==> flow/design.v <==
module Fiveto32Decoder(Select, Wenable, Load_Out);
input [4:0] Select;
input Wenable;
output reg [31:0] Load_Out;
always@(*)
if (Wenable == 1)
case(Select)
5'h0 : Load_Out = 32'h00000001;
5'h1 : Load_Out = 32'h00000002;
5'h2 : Load_Out = 32'h00000004;
5'h3 : Load_Out = 32'h00000008;
5'h4 : Load_Out = 32'h00000010;
5'h5 : Load_Out = 32'h00000020;
5'h6 : Load_Out = 32'h00000040;
5'h7 : Load_Out = 32'h00000080;
5'h8 : Load_Out = 32'h00000100;
5'h9 : Load_Out = 32'h00000200;
5'hA : Load_Out = 32'h00000400;
5'hB : Load_Out = 32'h00000800;
5'hC : Load_Out = 32'h000001000;
5'hD : Load_Out = 32'h000002000;
5'hE : Load_Out = 32'h000004000;
5'hF : Load_Out = 32'h000008000;
5'h10 : Load_Out = 32'h00010000;
5'h11 : Load_Out = 32'h00020000;
5'h12 : Load_Out = 32'h00040000;
5'h13 : Load_Out = 32'h00080000;
5'h14 : Load_Out = 32'h00100000;
5'h15 : Load_Out = 32'h00200000;
5'h16 : Load_Out = 32'h00400000;
5'h17 : Load_Out = 32'h00800000;
5'h18 : Load_Out = 32'h01000000;
5'h19 : Load_Out = 32'h02000000;
5'h1A : Load_Out = 32'h04000000;
5'h1B : Load_Out = 32'h08000000;
5'h1C : Load_Out = 32'h10000000;
5'h1D : Load_Out = 32'h20000000;
5'h1E : Load_Out = 32'h40000000;
5'h1F : Load_Out = 32'h80000000;
default: Load_Out = 32'h00000000;
endcase
else
Load_Out <= 0;
endmodule
module Register32bit (Din, Dout, Load, Reset, clk);
input [31:0] Din;
output reg [31:0] Dout;
input Load, Reset, clk;
always@(posedge clk or posedge Reset) begin
if (Reset == 1)
Dout = 0;
else if (Load == 1)
Dout <= Din;
else
Dout <= Dout;
end
endmodule
module Mux32to1 (Reg0,Reg1,Reg2,Reg3,Reg4,Reg5,Reg6,Reg7,Reg8,Reg9,Reg10,Reg11,Reg12,Reg13,Reg14,Reg15,Reg16,Reg17,Reg18,Reg19,Reg20,Reg21,Reg22,Reg23,Reg24,Reg25,Reg26,Reg27,Reg28,Reg29,Reg30,Reg31, Select, Regout);
input [31:0]Reg0, Reg1,Reg2,Reg3,Reg4,Reg5,Reg6,Reg7,Reg8,Reg9,Reg10,Reg11,Reg12,Reg13,Reg14,Reg15,Reg16;
input [31:0]Reg17,Reg18,Reg19,Reg20,Reg21,Reg22,Reg23,Reg24,Reg25,Reg26,Reg27,Reg28,Reg29,Reg30,Reg31;
input [4:0]Select;
output reg [31:0] Regout;
always@(*)
case(Select)
5'h0: Regout <= Reg0;
5'h1: Regout <= Reg1;
5'h2: Regout <= Reg2;
5'h3: Regout <= Reg3;
5'h4: Regout <= Reg4;
5'h5: Regout <= Reg5;
5'h6: Regout <= Reg6;
5'h7: Regout <= Reg7;
5'h8: Regout <= Reg8;
5'h9: Regout <= Reg9;
5'hA: Regout <= Reg10;
5'hB: Regout <= Reg11;
5'hC: Regout <= Reg12;
5'hD: Regout <= Reg13;
5'hE: Regout <= Reg14;
5'hF: Regout <= Reg15;
5'h10: Regout <= Reg16;
5'h11: Regout <= Reg17;
5'h12: Regout <= Reg18;
5'h13: Regout <= Reg19;
5'h14: Regout <= Reg20;
5'h15: Regout <= Reg21;
5'h16: Regout <= Reg22;
5'h17: Regout <= Reg23;
5'h18: Regout <= Reg24;
5'h19: Regout <= Reg25;
5'h1A: Regout <= Reg26;
5'h1B: Regout <= Reg27;
5'h1C: Regout <= Reg28;
5'h1D: Regout <= Reg29;
5'h1E: Regout <= Reg30;
5'h1F: Regout <= Reg31;
default Regout <= 32'b0;
endcase
endmodule
module RegisterFile32Bits(DataIn,DataA,DataB,RdAddress1,RdAddress2,WrtAddress,clk,Reset,Wenable);
input[31:0]DataIn;
input clk,Reset,Wenable;
input [4:0]RdAddress1,RdAddress2,WrtAddress;
output [31:0]DataA,DataB;
wire [31:0] Load;
wire [31:0] Dout0;
wire [31:0] Dout1;
wire [31:0] Dout2;
wire [31:0] Dout3;
wire [31:0] Dout4;
wire [31:0] Dout5;
wire [31:0] Dout6;
wire [31:0] Dout7;
wire [31:0] Dout8;
wire [31:0] Dout9;
wire [31:0] Dout10;
wire [31:0] Dout11;
wire [31:0] Dout12;
wire [31:0] Dout13;
wire [31:0] Dout14;
wire [31:0] Dout15;
wire [31:0] Dout16;
wire [31:0] Dout17;
wire [31:0] Dout18;
wire [31:0] Dout19;
wire [31:0] Dout20;
wire [31:0] Dout21;
wire [31:0] Dout22;
wire [31:0] Dout23;
wire [31:0] Dout24;
wire [31:0] Dout25;
wire [31:0] Dout26;
wire [31:0] Dout27;
wire [31:0] Dout28;
wire [31:0] Dout29;
wire [31:0] Dout30;
wire [31:0] Dout31;
Fiveto32Decoder u00 (WrtAddress,Wenable,Load);
Register32bit uu0 (DataIn, Dout0, Load[0], Reset, clk);
Register32bit uu1 (DataIn, Dout1, Load[1], Reset, clk);
Register32bit uu2 (DataIn, Dout2, Load[2], Reset, clk);
Register32bit uu3 (DataIn, Dout3, Load[3], Reset, clk);
Register32bit uu4 (DataIn, Dout4, Load[4], Reset, clk);
Register32bit uu5 (DataIn, Dout5, Load[5], Reset, clk);
Register32bit uu6 (DataIn, Dout6, Load[6], Reset, clk);
Register32bit uu7 (DataIn, Dout7, Load[7], Reset, clk);
Register32bit uu8 (DataIn, Dout8, Load[8], Reset, clk);
Register32bit uu9 (DataIn, Dout9, Load[9], Reset, clk);
Register32bit uu10 (DataIn, Dout10, Load[10], Reset, clk);
Register32bit uu11 (DataIn, Dout11, Load[11], Reset, clk);
Register32bit uu12 (DataIn, Dout12, Load[12], Reset, clk);
Register32bit uu13 (DataIn, Dout13, Load[13], Reset, clk);
Register32bit uu14 (DataIn, Dout14, Load[14], Reset, clk);
Register32bit uu15 (DataIn, Dout15, Load[15], Reset, clk);
Register32bit uu16 (DataIn, Dout16, Load[16], Reset, clk);
Register32bit uu17 (DataIn, Dout17, Load[17], Reset, clk);
Register32bit uu18 (DataIn, Dout18, Load[18], Reset, clk);
Register32bit uu19 (DataIn, Dout19, Load[19], Reset, clk);
Register32bit uu20 (DataIn, Dout20, Load[20], Reset, clk);
Register32bit uu21 (DataIn, Dout21, Load[21], Reset, clk);
Register32bit uu22 (DataIn, Dout22, Load[22], Reset, clk);
Register32bit uu23 (DataIn, Dout23, Load[23], Reset, clk);
Register32bit uu24 (DataIn, Dout24, Load[24], Reset, clk);
Register32bit uu25 (DataIn, Dout25, Load[25], Reset, clk);
Register32bit uu26 (DataIn, Dout26, Load[26], Reset, clk);
Register32bit uu27 (DataIn, Dout27, Load[27], Reset, clk);
Register32bit uu28 (DataIn, Dout28, Load[28], Reset, clk);
Register32bit uu29 (DataIn, Dout29, Load[29], Reset, clk);
Register32bit uu30 (DataIn, Dout30, Load[30], Reset, clk);
Register32bit uu31 (DataIn, Dout31, Load[31], Reset, clk);
Mux32to1 um1(Dout0,Dout1,Dout2,Dout3,Dout4,Dout5,Dout6,Dout7,Dout8,Dout9,Dout10,Dout11,Dout12,Dout13,Dout14,Dout15,Dout16,Dout17,Dout18,Dout19,Dout20,Dout21,Dout22,Dout23,Dout24,Dout25,Dout26,Dout27,Dout28,Dout29,Dout30,Dout31,RdAddress1, DataA);
Mux32to1 um2(Dout0,Dout1,Dout2,Dout3,Dout4,Dout5,Dout6,Dout7,Dout8,Dout9,Dout10,Dout11,Dout12,Dout13,Dout14,Dout15,Dout16,Dout17,Dout18,Dout19,Dout20,Dout21,Dout22,Dout23,Dout24,Dout25,Dout26,Dout27,Dout28,Dout29,Dout30,Dout31,RdAddress2, DataB);
endmodule 
# Step by step through the tools: RegisterFile32Bits
# The steps from the RTL of RegisterFile32Bits to its reports follow in flow order.
# Lines are those of the file above, counted from 1.
# Operators carry their Yosys type and port widths (W data, S select, Z words).
# Cell names lack the library's common part.
# The mark - stands for no value.
[design] design="RegisterFile32Bits" clock_port="clk" library="sky130hd" pvt_corner="tt_025C_1v80"

# After elaboration
# Yosys after proc, flatten, opt, wreduce and memory -nomap, before mapping. Enables and synchronous resets that opt folds into registers are not counted as muxes. Memory bits, and registers merged into a memory's read port (data or address), are not among the register bits. Print and check cells are not counted. Equal cells are merged and count once.
# Yosys's memory passes give these memory sizes; they may raise the number of words (mostly to a power of two), join words into wider ones and drop unused or constant bits.
[word_totals] mem_bits_ro=1024 ff_bits=1024 wordCells=100 mem_count=1
[op_classes] n_reduce_logical=2 equal=62 muxes=3
[memory_table] memory="(name not given)" words=32 word_bits=32 rd=1 write_ports=0 line_no=7 text="case(Select)"
[op_table] operator="$pmux W32 S32" n=2
[op_table] operator="$eq A5 B5 Y1 const B" n=32
[op_table] operator="$eq A5 B4 Y1 const B" n=16
[op_table] operator="$eq A5 B3 Y1 const B" n=8
[op_table] operator="$mux W32" n=1
[op_table] operator="$eq A5 B2 Y1 const B" n=4
[op_table] operator="$eq A5 B1 Y1 const B" n=2
[op_table] operator="$logic_not A5 Y1" n=2

# Depth
# Yosys ltp: most cells in a row. Word level: on the elaborated netlist, between registers, memories and ports. Mapped: between sequential cells and ports; inverters and the memories' decode and read muxes count.
[logic_depth] word_depth=2 abc_area=0 depth_mapped=10

# After synthesis
# Yosys stat after the flow's synthesis: flattened, memories mapped to cells. It holds for the ABC_AREA given above (unset counts as 0); a run with the other value may have another netlist.
# Totals and module areas in this step are rounded.
[by_type] type="dfrtp_1" n=1024 type_area_um2=2.56E+04
[by_type] type="mux2_2" n=1028 type_area_um2=1.16E+04
[by_type] type="nand3_1" n=1299 type_area_um2=6.5E+03
[by_type] type="nand4_1" n=388 type_area_um2=2.43E+03
[by_type] type="clkbuf_1" n=428 type_area_um2=1.61E+03
[by_type] type="a22oi_1" n=210 type_area_um2=1.58E+03
[by_type] type="and3_1" n=71 type_area_um2=444.176
[by_type] type="nor4_1" n=67 type_area_um2=419.152
[by_type] type="buf_1" n=104 type_area_um2=390.374
[by_type] type="o32a_1" n=33 type_area_um2=330.317
[by_type] type="buf_2" n=59 type_area_um2=295.283
[by_type] type="a221o_1" n=29 type_area_um2=290.278
[by_type] type="a21oi_1" n=50 type_area_um2=250.24
[by_type] type="or4_1" n=32 type_area_um2=240.23
[by_type] type="nor2_1" n=60 type_area_um2=225.216
[by_type] type="and2_1" n=29 type_area_um2=181.424
[by_type] type="o21ai_0" n=36 type_area_um2=180.173
[by_type] type="a2111oi_0" n=14 type_area_um2=122.618
# Not listed: further types 44, cells in them 196.
[mapped] buf_cells=598 seqArea_um2=25600 synth_area_um2=54100 ff_cells=1024 cells=5157
# By module: a second synthesis without flattening, with its own total; a netlist apart from the flattened one above.
[hier_totals] cells_unflattened=4963 area_unflattened_um2=59300
# Each row is one instance without its submodules.
[modules] mod="Register32bit" n_inst=32 seq_area_um2=801 mod_area_um2=1350 n_cells=69
[modules] mod="Mux32to1" n_inst=2 seq_area_um2=0.0 mod_area_um2=7960 n_cells=1354
[modules] mod="Fiveto32Decoder" n_inst=1 seq_area_um2=0.0 mod_area_um2=234 n_cells=47
[modules] mod="RegisterFile32Bits" n_inst=1 seq_area_um2=0.0 mod_area_um2=0.0 n_cells=0

# Path before layout
# Source: OpenSTA report_checks on the synthesized netlist (no wires, ideal clock, input and output delay 20% of the period each), path of least setup slack; recovery checks are left aside. Register names are those of the netlist, which keeps one name where synthesis merged equal registers.
[synth_path] path_kind="input -> output" start="input port RdAddress1[3]" end="output port DataA[12]" output_delay_ns=1.400 arrival_ns=3.156 stages=8 setup_slack_ns=2.444 launch_ns=1.400 tclk_ns=7.0 path_delay_ns=1.756 in_delay_ns=1.400 synth_period_reached_ns=4.556
# "path_delay_ns" is the arrival time less input delay plus setup time.
# At an output port there is no setup time.
# "stages" counts driving pins, that of a launching flip-flop among them; a cell with two outputs on the path counts twice.
# "synth_period_reached_ns" is the clock period less the worst setup slack; recovery checks do not enter. This is arithmetic on one report: input and output delays are still those of the set period (20% each).
# Between the ends stands the longest chain of elaborated cells between them, by number of cells; it is not shown to be the way that was timed. Of several equally long chains one is given.
# Each line given opens the expression or statement behind the cell; cells for indexed reads and writes are added by Yosys, which also makes memories of some case tables.
[synth_between] path_cell_list="buf_2 -> nor2b_4 -> buf_6 -> and2_1 -> buf_2 -> a221o_1 -> or4_1 -> o32a_1" elab_chain_len=2 cone_cells=33 cone_classes="eq/ne (31); mux (1); reduce/logical (1)"
[synth_rtl] item="start, declared" line_no=103 text="input [4:0]RdAddress1,RdAddress2,WrtAddress;"
[synth_rtl] item="$eq A5 B5 Y1" line_no=64 text="case(Select)"
[synth_rtl] item="$pmux W32 S32" line_no=64
[synth_rtl] item="end, declared" line_no=104 text="output [31:0]DataA,DataB;"

# Timing after layout
# From the final timing report of entry A: the path of least setup slack in the routed layout; clock arrival at registers is part of the times.
[layout_path] path_kind="input -> output" start="input port RdAddress1[4]" end="output port DataA[15]" setup_slack_ns=1.64 output_delay_ns=1.68 launch_ns=1.68 stages=9 tclk_ns=8.38 arrival_ns=5.06 in_delay_ns=1.68
# Between the ends stands the longest chain of elaborated cells between them, by number of cells; it is not shown to be the way that was timed. Of several equally long chains one is given.
[layout_between] path_cell_list="dlygate4sd2_1 -> buf_8 -> and3b_4 -> and2_4 -> buf_4 -> a2111oi_0 -> nand4_1 -> o32a_1 -> clkdlybuf4s50_1" elab_chain_len=2 cone_cells=33 cone_classes="eq/ne (31); mux (1); reduce/logical (1)"
[layout_rtl] item="start, declared" line_no=103 text="input [4:0]RdAddress1,RdAddress2,WrtAddress;"
[layout_rtl] item="$eq A5 B5 Y1" line_no=64 text="case(Select)"
[layout_rtl] item="$pmux W32 S32" line_no=64
[layout_rtl] item="end, declared" line_no=104 text="output [31:0]DataA,DataB;"

Subject: RegisterFile32Bits on sky130hd, stored results

Hello all,

Flow measurements of RegisterFile32Bits on sky130hd: 3 stored runs with different settings, listed in no order. Input and output delays are each 20% of the period that was set; the output load is 0.01 pF.
By "design_power_mw" is meant OpenSTA's value without simulated activity: inputs other than the clock are taken to toggle once in ten clock periods, and the tool carries that through the logic.
The measured numbers are rounded.

[flow] entry A: files
==> flow/run.sh <==
#!/bin/bash
# the make line also repeats the synthesis and layout settings of config.mk as NAME=value (left out here)
make -C /OpenROAD-flow-scripts/flow DESIGN_CONFIG=/design/flow/config.mk WORK_HOME=/design/flow/orfs CLKGATE_MAP_FILE= finish
==> flow/config.mk <==
export PLATFORM = sky130hd
export DESIGN_NAME = RegisterFile32Bits
export DESIGN_NICKNAME = RegisterFile32Bits
export VERILOG_FILES = /design/flow/design.v
export SDC_FILE = /design/flow/constraint.sdc
export NUM_CORES = 4
export LEC_CHECK = 0
export ABC_AREA = 0
export CAP_MARGIN = 15
export CELL_PAD_IN_SITES_GLOBAL_PLACEMENT = 1
export CORE_ASPECT_RATIO = 0.77
export CORE_MARGIN = 4
export CORE_UTILIZATION = 46
export CTS_CLUSTER_SIZE = 63
export MAX_ROUTING_LAYER = met5
export PLACE_DENSITY_LB_ADDON = 0.14
export SETUP_SLACK_MARGIN = 1.71
export SLEW_MARGIN = 20
==> flow/constraint.sdc <==
create_clock -name core_clock -period 8.38 [get_ports {clk}]
set_input_delay 1.6760 -clock core_clock [delete_from_list [all_inputs] [get_ports {clk}]]
set_output_delay 1.6760 -clock core_clock [all_outputs]
set_load 0.01 [all_outputs]

[flow] entry A: metrics
[metrics] finish.utilization_pct = 52.2
[metrics] final_hold_ws_ns = 0.516
[metrics] design_power_mw = 14.3
[metrics] setupTns_ns = 0.000
[metrics] worstSetupSlack_ns = 1.64
[metrics] synthArea_um2 = 54100
[metrics] design.die.area_um2 = 123000

[flow] entry B: files
==> flow/run.sh <==
#!/bin/bash
# the make line also repeats the synthesis and layout settings of config.mk as NAME=value (left out here)
make -C /OpenROAD-flow-scripts/flow DESIGN_CONFIG=/design/flow/config.mk WORK_HOME=/design/flow/orfs CLKGATE_MAP_FILE= finish
==> flow/config.mk <==
export PLATFORM = sky130hd
export DESIGN_NAME = RegisterFile32Bits
export DESIGN_NICKNAME = RegisterFile32Bits
export VERILOG_FILES = /design/flow/design.v
export SDC_FILE = /design/flow/constraint.sdc
export NUM_CORES = 4
export LEC_CHECK = 0
export ABC_AREA = 0
export CAP_MARGIN = 20
export CELL_PAD_IN_SITES_DETAIL_PLACEMENT = 2
export CELL_PAD_IN_SITES_GLOBAL_PLACEMENT = 1
export CORE_ASPECT_RATIO = 0.85
export CORE_MARGIN = 6
export CORE_UTILIZATION = 40
export GPL_ROUTABILITY_DRIVEN = 1
export GPL_TIMING_DRIVEN = 0
export HOLD_SLACK_MARGIN = 0.01
export SETUP_SLACK_MARGIN = 0.94
export SLEW_MARGIN = 15
export TNS_END_PERCENT = 90
==> flow/constraint.sdc <==
create_clock -name core_clock -period 9.65 [get_ports {clk}]
set_input_delay 1.9300 -clock core_clock [delete_from_list [all_inputs] [get_ports {clk}]]
set_output_delay 1.9300 -clock core_clock [all_outputs]
set_load 0.01 [all_outputs]

[flow] entry B: metrics
[metrics] design_power_mw = 13.9
[metrics] worstSetupSlack_ns = 0.347
[metrics] final_hold_ws_ns = 0.537
[metrics] synthArea_um2 = 54100
[metrics] design.die.area_um2 = 144000
[metrics] finish.utilization_pct = 48.7
[metrics] setupTns_ns = 0.000

[flow] entry C: files
==> flow/run.sh <==
#!/bin/bash
# the make line also repeats the synthesis and layout settings of config.mk as NAME=value (left out here)
make -C /OpenROAD-flow-scripts/flow DESIGN_CONFIG=/design/flow/config.mk WORK_HOME=/design/flow/orfs CLKGATE_MAP_FILE= finish
==> flow/config.mk <==
export PLATFORM = sky130hd
export DESIGN_NAME = RegisterFile32Bits
export DESIGN_NICKNAME = RegisterFile32Bits
export VERILOG_FILES = /design/flow/design.v
export SDC_FILE = /design/flow/constraint.sdc
export NUM_CORES = 4
export LEC_CHECK = 0
export CAP_MARGIN = 20
export CORE_ASPECT_RATIO = 1.87
export CORE_MARGIN = 2
export CORE_UTILIZATION = 65
export CTS_CLUSTER_DIAMETER = 138
export MAX_ROUTING_LAYER = met5
export PLACE_DENSITY_LB_ADDON = 0.19
export SETUP_SLACK_MARGIN = 2.17
export SLEW_MARGIN = 30
export TNS_END_PERCENT = 50
==> flow/constraint.sdc <==
create_clock -name core_clock -period 11.8 [get_ports {clk}]
set_input_delay 2.3600 -clock core_clock [delete_from_list [all_inputs] [get_ports {clk}]]
set_output_delay 2.3600 -clock core_clock [all_outputs]
set_load 0.01 [all_outputs]

[flow] entry C: metrics
[metrics] design_power_mw = 9.67
[metrics] final_hold_ws_ns = 0.519
[metrics] setupTns_ns = 0.000
[metrics] finish.utilization_pct = 71.4
[metrics] design.die.area_um2 = 85700
[metrics] worstSetupSlack_ns = 2.54
[metrics] synthArea_um2 = 54100

Thanks
